==> flow/design.v <==
    `timescale 1ns / 1ps
    module chip8_cpu (
        input wire clk,
        input wire reset,
        input wire [7:0] mem_data_in,
        input wire [15:0] key_pressed,
        output reg mem_read,
        output reg [11:0] mem_addr_out,
        output reg [7:0] mem_data_out,
        output reg mem_write
    );
        reg [11:0]    pc;
        reg [11:0]    I;
        reg [7:0]     V[0:15];
        reg [15:0]    opcode;
        reg [3:0]     state;
        reg [3:0]     pc_data;
        reg [11:0]    stack[0:15];
        reg [7:0]     opcode_fh;
        reg [7:0]     opcode_sh;
        reg [7:0]     delay_timer,sound_timer; 
        reg [20:0]    one_hz;
        reg [3:0]     i;
        reg [15:0]    lfsr;       
        reg [1:0]     bcd_step;   
        wire [7:0]    vx = V[opcode[11:8]];
        wire [7:0]    vy = V[opcode[7:4]];
        wire [8:0]    add_xy = {1'b0, vx} + {1'b0, vy};
        wire [7:0]    bcd_h = vx / 8'd100;
        wire [7:0]    bcd_t = (vx / 8'd10) % 8'd10;
        wire [7:0]    bcd_o = vx % 8'd10;
        reg  [3:0]    key_idx;
        integer       k;
        always @(*) begin
            key_idx = 4'd0;
            for (k = 15; k >= 0; k = k - 1)
                if (key_pressed[k]) key_idx = k[3:0];
        end
        localparam FETCH1 = 0;
        localparam FETCH1_WAIT = 1;
        localparam FETCH2 = 2;
        localparam FETCH2_WAIT = 3;
        localparam LASTFETCH = 4;
        localparam EXECUTE = 5;
        localparam LASTFETCH_WAIT = 6;
        localparam STORE = 7;
        localparam RETRIEVE = 8;
        localparam RETRIEVE_WAIT = 9;
        localparam RETRIEVE_WAIT2 = 10;
        localparam BCD = 11;
        localparam KEYWAIT = 12;
        always @(posedge clk or posedge reset) begin
            if(reset) begin
                pc <= 12'h200;
                state <= FETCH1;
                opcode <= 0;
                I <= 12'd0;
                opcode_fh <= 0;
                opcode_sh <= 0;
                mem_read <= 0;
                mem_write <= 0;
                delay_timer <= 0;
                pc_data <= 0;
                one_hz <= 0;
                sound_timer <= 0;
                lfsr <= 16'hACE1;
                bcd_step <= 0;
            end else begin
                if (one_hz == 833333) begin  
                    one_hz <= 0;
                    if (delay_timer > 0)
                        delay_timer <= delay_timer - 1;
                    if (sound_timer > 0)
                        sound_timer <= sound_timer - 1;
                end else begin
                    one_hz <= one_hz + 1;
                end
                mem_read <= 0;
                mem_write <= 0;
            case(state)
                FETCH1: begin
                    mem_addr_out <= pc;
                    mem_read <= 1;
                    state <= FETCH1_WAIT;
                end
                FETCH1_WAIT: begin
                    state <= FETCH2;
                end
                FETCH2: begin
                    opcode_fh <= mem_data_in;
                    mem_addr_out <= pc + 1;
                    mem_read <= 1;
                    state <= FETCH2_WAIT;
                end
                FETCH2_WAIT: begin
                    state <= LASTFETCH;
                end
                LASTFETCH: begin
                    opcode_sh <= mem_data_in;
                    state <= LASTFETCH_WAIT;
                end 
                LASTFETCH_WAIT: begin
                    opcode <= {opcode_fh, opcode_sh};
                    state <= EXECUTE;
                end
                EXECUTE: begin
                    pc <= pc + 2;
                    state <= FETCH1;
                    case(opcode[15:12])                     
                        4'h6: begin
                            V[opcode[11:8]] <= opcode[7:0];
                        end
                        4'h7: begin
                            V[opcode[11:8]] <= V[opcode[11:8]] + opcode[7:0];
                        end
                        4'h1: begin
                            pc <= opcode[11:0];
                        end 
                        4'h2: begin
                            stack[pc_data] <= pc + 2;
                            pc <= opcode[11:0];
                            pc_data <= pc_data + 1;
                        end
                        4'h9: begin
                            if (vx != vy)
                                pc <= pc + 4;
                        end
                        4'h5: begin
                            if (vx == vy)
                                pc <= pc + 4;
                        end
                        4'h3: begin
                            if (vx == opcode[7:0])
                                pc <= pc + 4;
                        end
                        4'h4: begin
                            if (vx != opcode[7:0])
                                pc <= pc + 4;
                        end
                        4'h8: begin
                            case(opcode[3:0])
                                4'h0: V[opcode[11:8]] <= vy;
                                4'h1: V[opcode[11:8]] <= vx | vy;
                                4'h2: V[opcode[11:8]] <= vx & vy;
                                4'h3: V[opcode[11:8]] <= vx ^ vy;
                                4'h4: begin
                                    V[opcode[11:8]] <= add_xy[7:0];
                                    V[15] <= {7'd0, add_xy[8]};
                                end
                                4'h5: begin
                                    V[opcode[11:8]] <= vx - vy;
                                    V[15] <= {7'd0, vx >= vy};
                                end
                                4'h6: begin
                                    V[opcode[11:8]] <= vx >> 1;
                                    V[15] <= {7'd0, vx[0]};
                                end 
                                4'h7: begin
                                    V[opcode[11:8]] <= vy - vx;
                                    V[15] <= {7'd0, vy >= vx};
                                end
                                4'hE: begin
                                    V[opcode[11:8]] <= vx << 1;
                                    V[15] <= {7'd0, vx[7]};
                                end
                                default: ;
                            endcase
                        end
                        4'hA: begin 
                            I <= opcode[11:0];
                        end
                        4'hB: begin
                            pc <= opcode[11:0] + {4'd0, V[0]};
                        end
                        4'hC: begin
                            V[opcode[11:8]] <= opcode[7:0] & lfsr[7:0];
                            lfsr <= {lfsr[14:0], lfsr[15] ^ lfsr[13] ^ lfsr[12] ^ lfsr[10]};
                        end
                        4'hE: begin
                            case(opcode[7:0])
                                8'h9E: begin
                                    if (key_pressed[vx[3:0]])
                                        pc <= pc + 4;
                                end
                                8'hA1: begin
                                    if (key_pressed[vx[3:0]] != 1)
                                        pc <= pc + 4;
                                end
                                default: ;
                            endcase        
                        end    
                        4'hF: begin
                            case(opcode[7:0])
                                8'h07: begin
                                    V[opcode[11:8]] <= delay_timer;
                                end
                                8'h0A: begin
                                    pc <= pc;
                                    state <= KEYWAIT;
                                end
                                8'h15: begin
                                    delay_timer <= V[opcode[11:8]];
                                end
                                8'h18: begin
                                    sound_timer <= V[opcode[11:8]];
                                end
                                8'h1E: begin
                                    I <= I + V[opcode[11:8]];
                                end
                                8'h29: begin
                                    I <= {8'd0, vx[3:0]} * 12'd5;
                                end
                                8'h33: begin
                                    pc <= pc;
                                    bcd_step <= 0;
                                    state <= BCD;
                                end
                                8'h55: begin
                                    pc <= pc;
                                    i <= 0;
                                    state <= STORE;
                                end
                                8'h65: begin
                                    pc <= pc;
                                    i <= 0;
                                    state <= RETRIEVE;
                                end 
                                default: ;
                            endcase
                        end
                        4'hD: begin    
                        end
                        4'h0: begin
                            if (opcode[11:0] == 12'h0EE) begin
                                pc <= stack[pc_data - 1];
                                pc_data <= pc_data - 1;
                            end
                        end
                        default: ;
                    endcase 
                end
                STORE: begin 
                    mem_addr_out <= I + i;
                    mem_data_out <= V[i];
                    mem_write <= 1;
                    if (i == opcode[11:8]) begin
                        pc <= pc + 2;
                        state <= FETCH1;
                    end else begin
                        i <= i+1;
                        state <= STORE;
                    end
                end
                RETRIEVE: begin
                    mem_addr_out <= I + i;
                    mem_read <= 1;
                    state <= RETRIEVE_WAIT;
                end
                RETRIEVE_WAIT: begin
                    state <= RETRIEVE_WAIT2;
                end
                RETRIEVE_WAIT2: begin
                  V[i] <= mem_data_in;
                  if (i == opcode[11:8]) begin
                      pc <= pc + 2;
                      state <= FETCH1;
                  end else begin
                      i <= i + 1;
                      state <= RETRIEVE;
                  end
                end
                BCD: begin
                    mem_addr_out <= I + bcd_step;
                    mem_data_out <= (bcd_step == 0) ? bcd_h : (bcd_step == 1) ? bcd_t : bcd_o;
                    mem_write <= 1;
                    if (bcd_step == 2) begin
                        pc <= pc + 2;
                        state <= FETCH1;
                    end else begin
                        bcd_step <= bcd_step + 1;
                    end
                end
                KEYWAIT: begin
                    if (key_pressed != 16'd0) begin
                        V[opcode[11:8]] <= {4'd0, key_idx};
                        pc <= pc + 2;
                        state <= FETCH1;
                    end
                end
                default: state <= FETCH1;
            endcase
          end
        end
    endmodule
Ticket comment

---- From RTL to reports: chip8_cpu ----
Each step is given for the RTL above and for the edited RTL.
Lines under "original" count in the file above, lines under "edited" in the edited file.
"difference" is "edited" less "original", of the values as shown; "rel. change" is that difference over "original", in percent.
Operators: Yosys type, input widths -> output width; for muxes data width and select width s.
Library cell names are shortened.
A cell with -- has no value.
set-up
  top ..................................... chip8_cpu
  clock port .............................. clk
  library ................................. sky130hd
  library corner .......................... tt_025C_1v80

---- The edit ----
The edit as a unified diff against the file above.
The edited RTL no longer does the same as the RTL above: the edit was made by script, with no optimisation intended.
begin of diff
@@ -29,5 +29,5 @@
         wire [7:0]    bcd_h = vx / 8'd100;
         wire [7:0]    bcd_t = (vx / 8'd10) % 8'd10;
-        wire [7:0]    bcd_o = vx % 8'd10;
+        wire [7:0]    bcd_o = vx & 8'd10;
         reg  [3:0]    key_idx;
         integer       k;
end of diff

---- After elaboration ----
Counts by Yosys on the flattened word-level netlist (proc, flatten, opt, wreduce). Print and check cells are left out.
word-level totals
  item                             original  edited  difference  rel. change (%)
  clocked read ports x word width  0         0       0           --
  bits in read-only memories       0         0       0           --
  latch bits                       0         0       0           --
  RAM bits                         0         0       0           --
  register bits after elaboration  457       457     0           0.00
  memories kept                    0         0       0           --
  output and inout port bits       22        22      0           0.00
cells by class
  item                       original  edited  difference  rel. change (%)
  eq/ne operators            377       377     0           0.00
  divide/modulo/power cells  4         3       -1          -25.00
  multiply operators         1         1       0           0.00
  bitwise operators          8         8       0           0.00
  shift operators            1         1       0           0.00
  magnitude comparators      3         3       0           0.00
  reduce/logical cells       66        66      0           0.00
  $add $sub $neg             17        17      0           0.00
  multiplexer cells          385       385     0           0.00
operator list
  kind                 original  edited  difference  rel. change (%)
  $mod 8x4->8 const B  2         1       -1          -50.00
  $mux 8               279       279     0           0.00
  $ne 4x4->1 const B   139       139     0           0.00
  $ne 3x3->1 const B   67        67      0           0.00
  $eq 4x4->1 const B   53        53      0           0.00
  $ne 2x2->1 const B   40        40      0           0.00
  $eq 4x3->1 const B   32        32      0           0.00
  $mux 4               24        24      0           0.00
  $reduce_and 4->1     17        17      0           0.00
  $eq 4x2->1 const B   16        16      0           0.00
  $pmux 8 s3           16        16      0           0.00
  $pmux 8 s5           16        16      0           0.00
  $pmux 8 s9           16        16      0           0.00
  $reduce_and 21->1    15        15      0           0.00
  $mux 12              11        11      0           0.00
  $eq 4x1->1 const B   8         8       0           0.00
  $logic_not 4->1      8         8       0           0.00
  $reduce_or 2->1      5         5       0           0.00
  $reduce_and 2->1     4         4       0           0.00
  $reduce_bool 2->1    4         4       0           0.00
  $mux 2               3         3       0           0.00
  $pmux 12 s2          3         3       0           0.00
  $pmux 8 s16          3         3       0           0.00
  $xor 1x1->1          3         3       0           0.00
  $add 12x8->12        2         2       0           0.00
  $add 4x1->4 const B  2         2       0           0.00
  $and 8x8->8          2         2       0           0.00
  $eq 8x5->1 const B   2         2       0           0.00
Not every row of either side is listed.

---- Logic depth ----
Longest topological path by Yosys (ltp), each cell counted once; first at word level (registers and memories cut), then after technology mapping (sequential cells cut; the memories' decode and read muxes count).
depth
  item                          original  edited  difference  rel. change (%)
  word-level depth              19        19      0           0.00
  ABC_AREA                      0         0       --          --
  depth in mapped cells         59        62      +3          +5.08
  mapped depth without buffers  56        55      -1          -1.79

---- Mapped cells and area ----
Source: synth_stat.txt of the flow (Yosys; design flattened, memories mapped). It holds for the ABC_AREA given above (unset counts as 0); a run with the other value may have another netlist.
cell types
  type      original  edited  difference  rel. change (%)
  a21oi_1   145       197     +52         +35.86
  nand2_1   252       225     -27         -10.71
  a211oi_1  9         36      +27         +300.00
  clkbuf_1  124       145     +21         +16.94
  inv_1     87        70      -17         -19.54
  a221oi_1  63        46      -17         -26.98
  a22oi_1   76        91      +15         +19.74
  mux2_2    53        67      +14         +26.42
  and2_1    24        12      -12         -50.00
  nor2_1    209       220     +11         +5.26
  o21ai_0   180       170     -10         -5.56
  mux2i_1   49        39      -10         -20.41
  a21o_1    27        17      -10         -37.04
  o221ai_1  14        23      +9          +64.29
  nand2b_1  23        31      +8          +34.78
  and3_1    35        42      +7          +20.00
  a31oi_1   33        26      -7          -21.21
  nor2b_1   31        38      +7          +22.58
Not every row of either side is listed.
synthesis totals
  item                            original  edited   difference  rel. change (%)
  chip area (Yosys) (µm²)         28250.8   27933.0  -317.8      -1.12
  flip-flops                      466       466      0           0.00
  standard cells after synthesis  2738      2735     -3          -0.11
  buffer cells                    170       186      +16         +9.41

---- Path before layout ----
Path of least setup slack by OpenSTA after synthesis, without wires, with an ideal clock, recovery checks aside; 20% of the period is set as input and as output delay. Where synthesis merged equal registers, the netlist keeps one of their names.
path post-synthesis
  item                           original             edited               difference  rel. change (%)
  kind                           reg2reg              reg2reg              --          --
  from                           reg opcode[8]        reg opcode[10]       --          --
  to                             reg mem_data_out[2]  reg mem_data_out[5]  --          --
  time at the first pin (ns)     0.000                0.000                0.000       --
  setup time (ns)                0.261                0.270                +0.009      --
  data required time (ns)        11.739               11.730               -0.009      -0.08
  period (ns)                    12.0                 12.0                 0.0         0.00
  path slack (ns)                0.801                0.172                -0.629      --
  path delay (ns)                11.199               11.829               +0.630      +5.63
  stages                         55                   62                   +7          +12.73
  data arrival time (ns)         10.938               11.559               +0.621      +5.68
  synthesis period reached (ns)  11.199               11.828               +0.629      +5.62
"path delay" = arrival - input delay + setup time.
"stages": output pins that drive a net of the path, with the launching flip-flop's if there is one; two outputs of one cell count as two.
"synthesis period reached" is the clock period less the worst setup slack; recovery checks do not enter. This is arithmetic on one report: input and output delays are still those of the set period (20% each).
Between the ends stands the longest chain of elaborated cells between them, by number of cells; it is not shown to be the way that was timed. Of several equally long chains one is given.
Each line given opens the expression or statement behind the cell; cells for indexed reads and writes are added by Yosys, which also makes memories of some case tables.
on the way, post-synthesis, original
  path through ............................ dfrtp_1 > buf_4 > nand2_1 > nor3_1 > or4_1 > o32a_4 > buf_2 > ha_1 > nand3_1 > nor4b_2 > a21oi_2 > mux2i_4 > ha_1 > o21ai_0 > a21oi_1 > mux2i_1 > ha_1 > o21a_1 > (+19 left out) > a31o_2 > o31ai_2 > xnor2_1 > mux2_2 > ha_1 > nand2_1 > nor3b_1 > mux2i_1 > nor2b_1 > o311a_1 > a211o_1 > nor4_4 > or3_1 > nand2_1 > inv_2 > ha_1 > a21o_1 > a221o_1
  length of the longest elaborated chain .. 7
  elaborated cells on any way between the ends .. 24
ends and longest elaborated chain, post-synthesis, original
  item                 line  text
  start: declaration   15    reg [15:0]    opcode;
  start: assignment    56    opcode <= 0;
  start: assignment    103   opcode <= {opcode_fh, opcode_sh};
  $eq 4x4->1           26    wire [7:0]    vx = V[opcode[11:8]];
  $pmux 8 s16          26
  $div 8x4->8          30    wire [7:0]    bcd_t = (vx / 8'd10) % 8'd10;
  $mod 8x4->8          30
  $mux 8 (2 in a row)  274   mem_data_out <= (bcd_step == 0) ? bcd_h : (bcd_step == 1) ? bcd_t : bcd_o;
  $pmux 8 s2           80    case(state)
  end: assignment      244   mem_data_out <= V[i];
  end: assignment      274
  end: declaration     9     output reg [7:0] mem_data_out,
on the way, post-synthesis, edited
  path through ............................ dfrtp_1 > buf_6 > buf_2 > buf_2 > mux2_2 > a22oi_1 > o221ai_1 > o32ai_2 > inv_1 > ha_1 > and3_1 > o211a_1 > mux2i_1 > ha_1 > a21oi_1 > o21ai_0 > or3_4 > nand3_1 > (+26 left out) > a221oi_1 > nor2_1 > buf_2 > nor2_1 > a21oi_1 > ha_1 > o21ai_0 > o21bai_1 > a21o_1 > or4b_1 > buf_2 > o211ai_1 > nand2_1 > ha_1 > a21oi_1 > o221ai_1 > xnor2_1 > o32ai_1
  length of the longest elaborated chain .. 7
  elaborated cells on any way between the ends .. 23
ends and longest elaborated chain, post-synthesis, edited
  item                 line  text
  start: declaration   15    reg [15:0]    opcode;
  start: assignment    56    opcode <= 0;
  start: assignment    103   opcode <= {opcode_fh, opcode_sh};
  $eq 4x4->1           26    wire [7:0]    vx = V[opcode[11:8]];
  $pmux 8 s16          26
  $div 8x4->8          30    wire [7:0]    bcd_t = (vx / 8'd10) % 8'd10;
  $mod 8x4->8          30
  $mux 8 (2 in a row)  274   mem_data_out <= (bcd_step == 0) ? bcd_h : (bcd_step == 1) ? bcd_t : bcd_o;
  $pmux 8 s2           80    case(state)
  end: assignment      244   mem_data_out <= V[i];
  end: assignment      274
  end: declaration     9     output reg [7:0] mem_data_out,

---- Timing after layout ----
Path of least setup slack in the final report of the runs of pair A (OpenROAD, finished layout, wires in). Where an end is a register, its clock arrival counts in the times.
path after layout
  item                        original             edited               difference  rel. change (%)
  kind                        reg2reg              reg2reg              --          --
  from                        reg opcode[9]        reg opcode[10]       --          --
  to                          reg mem_data_out[2]  reg mem_data_out[5]  --          --
  data arrival time (ns)      11.54                11.38                -0.16       -1.39
  stages                      56                   54                   -2          -3.57
  period (ns)                 11.7                 11.7                 0.0         0.00
  path slack (ns)             0.54                 0.64                 +0.10       --
  time at the first pin (ns)  0.59                 0.62                 +0.03       +5.08
  setup time (ns)             0.25                 0.27                 +0.02       --
  data required time (ns)     12.08                12.02                -0.06       -0.50
Between the ends stands the longest chain of elaborated cells between them, by number of cells; it is not shown to be the way that was timed. Of several equally long chains one is given.
on the way, after layout, original
  path through ............................ dfrtp_2 > buf_12 > a21oi_1 > a2111oi_0 > or4_1 > o32a_4 > ha_1 > nand3_2 > nor4b_4 > a21o_1 > nor2_1 > ha_1 > o21a_1 > o21ai_0 > a21oi_1 > mux2i_1 > ha_1 > o21a_1 > (+20 left out) > o31ai_2 > xnor2_1 > mux2_2 > ha_1 > nand2_1 > nor3b_4 > a21oi_1 > o22ai_1 > nand2_1 > o2111ai_1 > a211o_1 > nor4_4 > o21ai_1 > nand2_2 > inv_2 > ha_1 > a21o_1 > a221o_1
  length of the longest elaborated chain .. 7
  elaborated cells on any way between the ends .. 24
ends and longest elaborated chain, after layout, original
  item                 line  text
  start: declaration   15    reg [15:0]    opcode;
  start: assignment    56    opcode <= 0;
  start: assignment    103   opcode <= {opcode_fh, opcode_sh};
  $eq 4x4->1           26    wire [7:0]    vx = V[opcode[11:8]];
  $pmux 8 s16          26
  $div 8x4->8          30    wire [7:0]    bcd_t = (vx / 8'd10) % 8'd10;
  $mod 8x4->8          30
  $mux 8 (2 in a row)  274   mem_data_out <= (bcd_step == 0) ? bcd_h : (bcd_step == 1) ? bcd_t : bcd_o;
  $pmux 8 s2           80    case(state)
  end: assignment      244   mem_data_out <= V[i];
  end: assignment      274
  end: declaration     9     output reg [7:0] mem_data_out,
on the way, after layout, edited
  path through ............................ dfrtp_2 > buf_12 > nor2_1 > buf_12 > a32oi_1 > a211o_1 > o311ai_4 > ha_1 > and3_1 > o211a_1 > mux2i_2 > ha_4 > a21oi_2 > o21ai_1 > or3_4 > nand3_4 > nand2_1 > o21ai_2 > (+18 left out) > nand2_1 > a221oi_2 > nor2_2 > buf_6 > nor2_1 > a21oi_1 > ha_1 > o21ai_2 > o21bai_1 > a21o_1 > or4b_4 > o211ai_1 > nand2_1 > ha_1 > a21oi_1 > o221ai_1 > xnor2_1 > o32ai_1
  length of the longest elaborated chain .. 7
  elaborated cells on any way between the ends .. 23
ends and longest elaborated chain, after layout, edited
  item                 line  text
  start: declaration   15    reg [15:0]    opcode;
  start: assignment    56    opcode <= 0;
  start: assignment    103   opcode <= {opcode_fh, opcode_sh};
  $eq 4x4->1           26    wire [7:0]    vx = V[opcode[11:8]];
  $pmux 8 s16          26
  $div 8x4->8          30    wire [7:0]    bcd_t = (vx / 8'd10) % 8'd10;
  $mod 8x4->8          30
  $mux 8 (2 in a row)  274   mem_data_out <= (bcd_step == 0) ? bcd_h : (bcd_step == 1) ? bcd_t : bcd_o;
  $pmux 8 s2           80    case(state)
  end: assignment      244   mem_data_out <= V[i];
  end: assignment      274
  end: declaration     9     output reg [7:0] mem_data_out,

---- Layout results ----
Both versions went through the flow (Yosys, OpenROAD) with the same settings in each pair. Constraints: input delay and output delay 20% of the set period each, output load 0.01 pF.
flow settings, pair A
  CORE_UTILIZATION ........................ 40
  period_ns ............................... 11.7
  CAP_MARGIN .............................. 20
  CORE_MARGIN ............................. 2
  SLEW_MARGIN ............................. 20
results, pair A
  item                                    original  edited   difference  rel. change (%)
  sum of negative setup slack (ns)        0.000     0.000    0.000       --
  power (µW)                              5030      5207     +177        +3.52
  standard-cell area after routing (µm²)  32000.7   31923.1  -77.6       -0.24
  lowest hold slack (ns)                  0.347     0.356    +0.009      --
  area of the synthesized netlist (µm²)   28250.8   27933.0  -317.8      -1.12
  area of the die (µm²)                   72767.8   71963.4  -804.4      -1.11
  setup slack of the worst path (ns)      0.541     0.644    +0.103      --
  achieved clock period (ns)              11.159    11.056   -0.103      -0.92
  post-layout utilization (%)             45.7      46.4     +0.7        --
"achieved clock period" is the run's clock period less its worst setup slack. It is reckoned from that one timing run; input and output delays stay at 20% of the period that was set.
"power" is the tool's figure for a default switching activity; nothing was simulated.
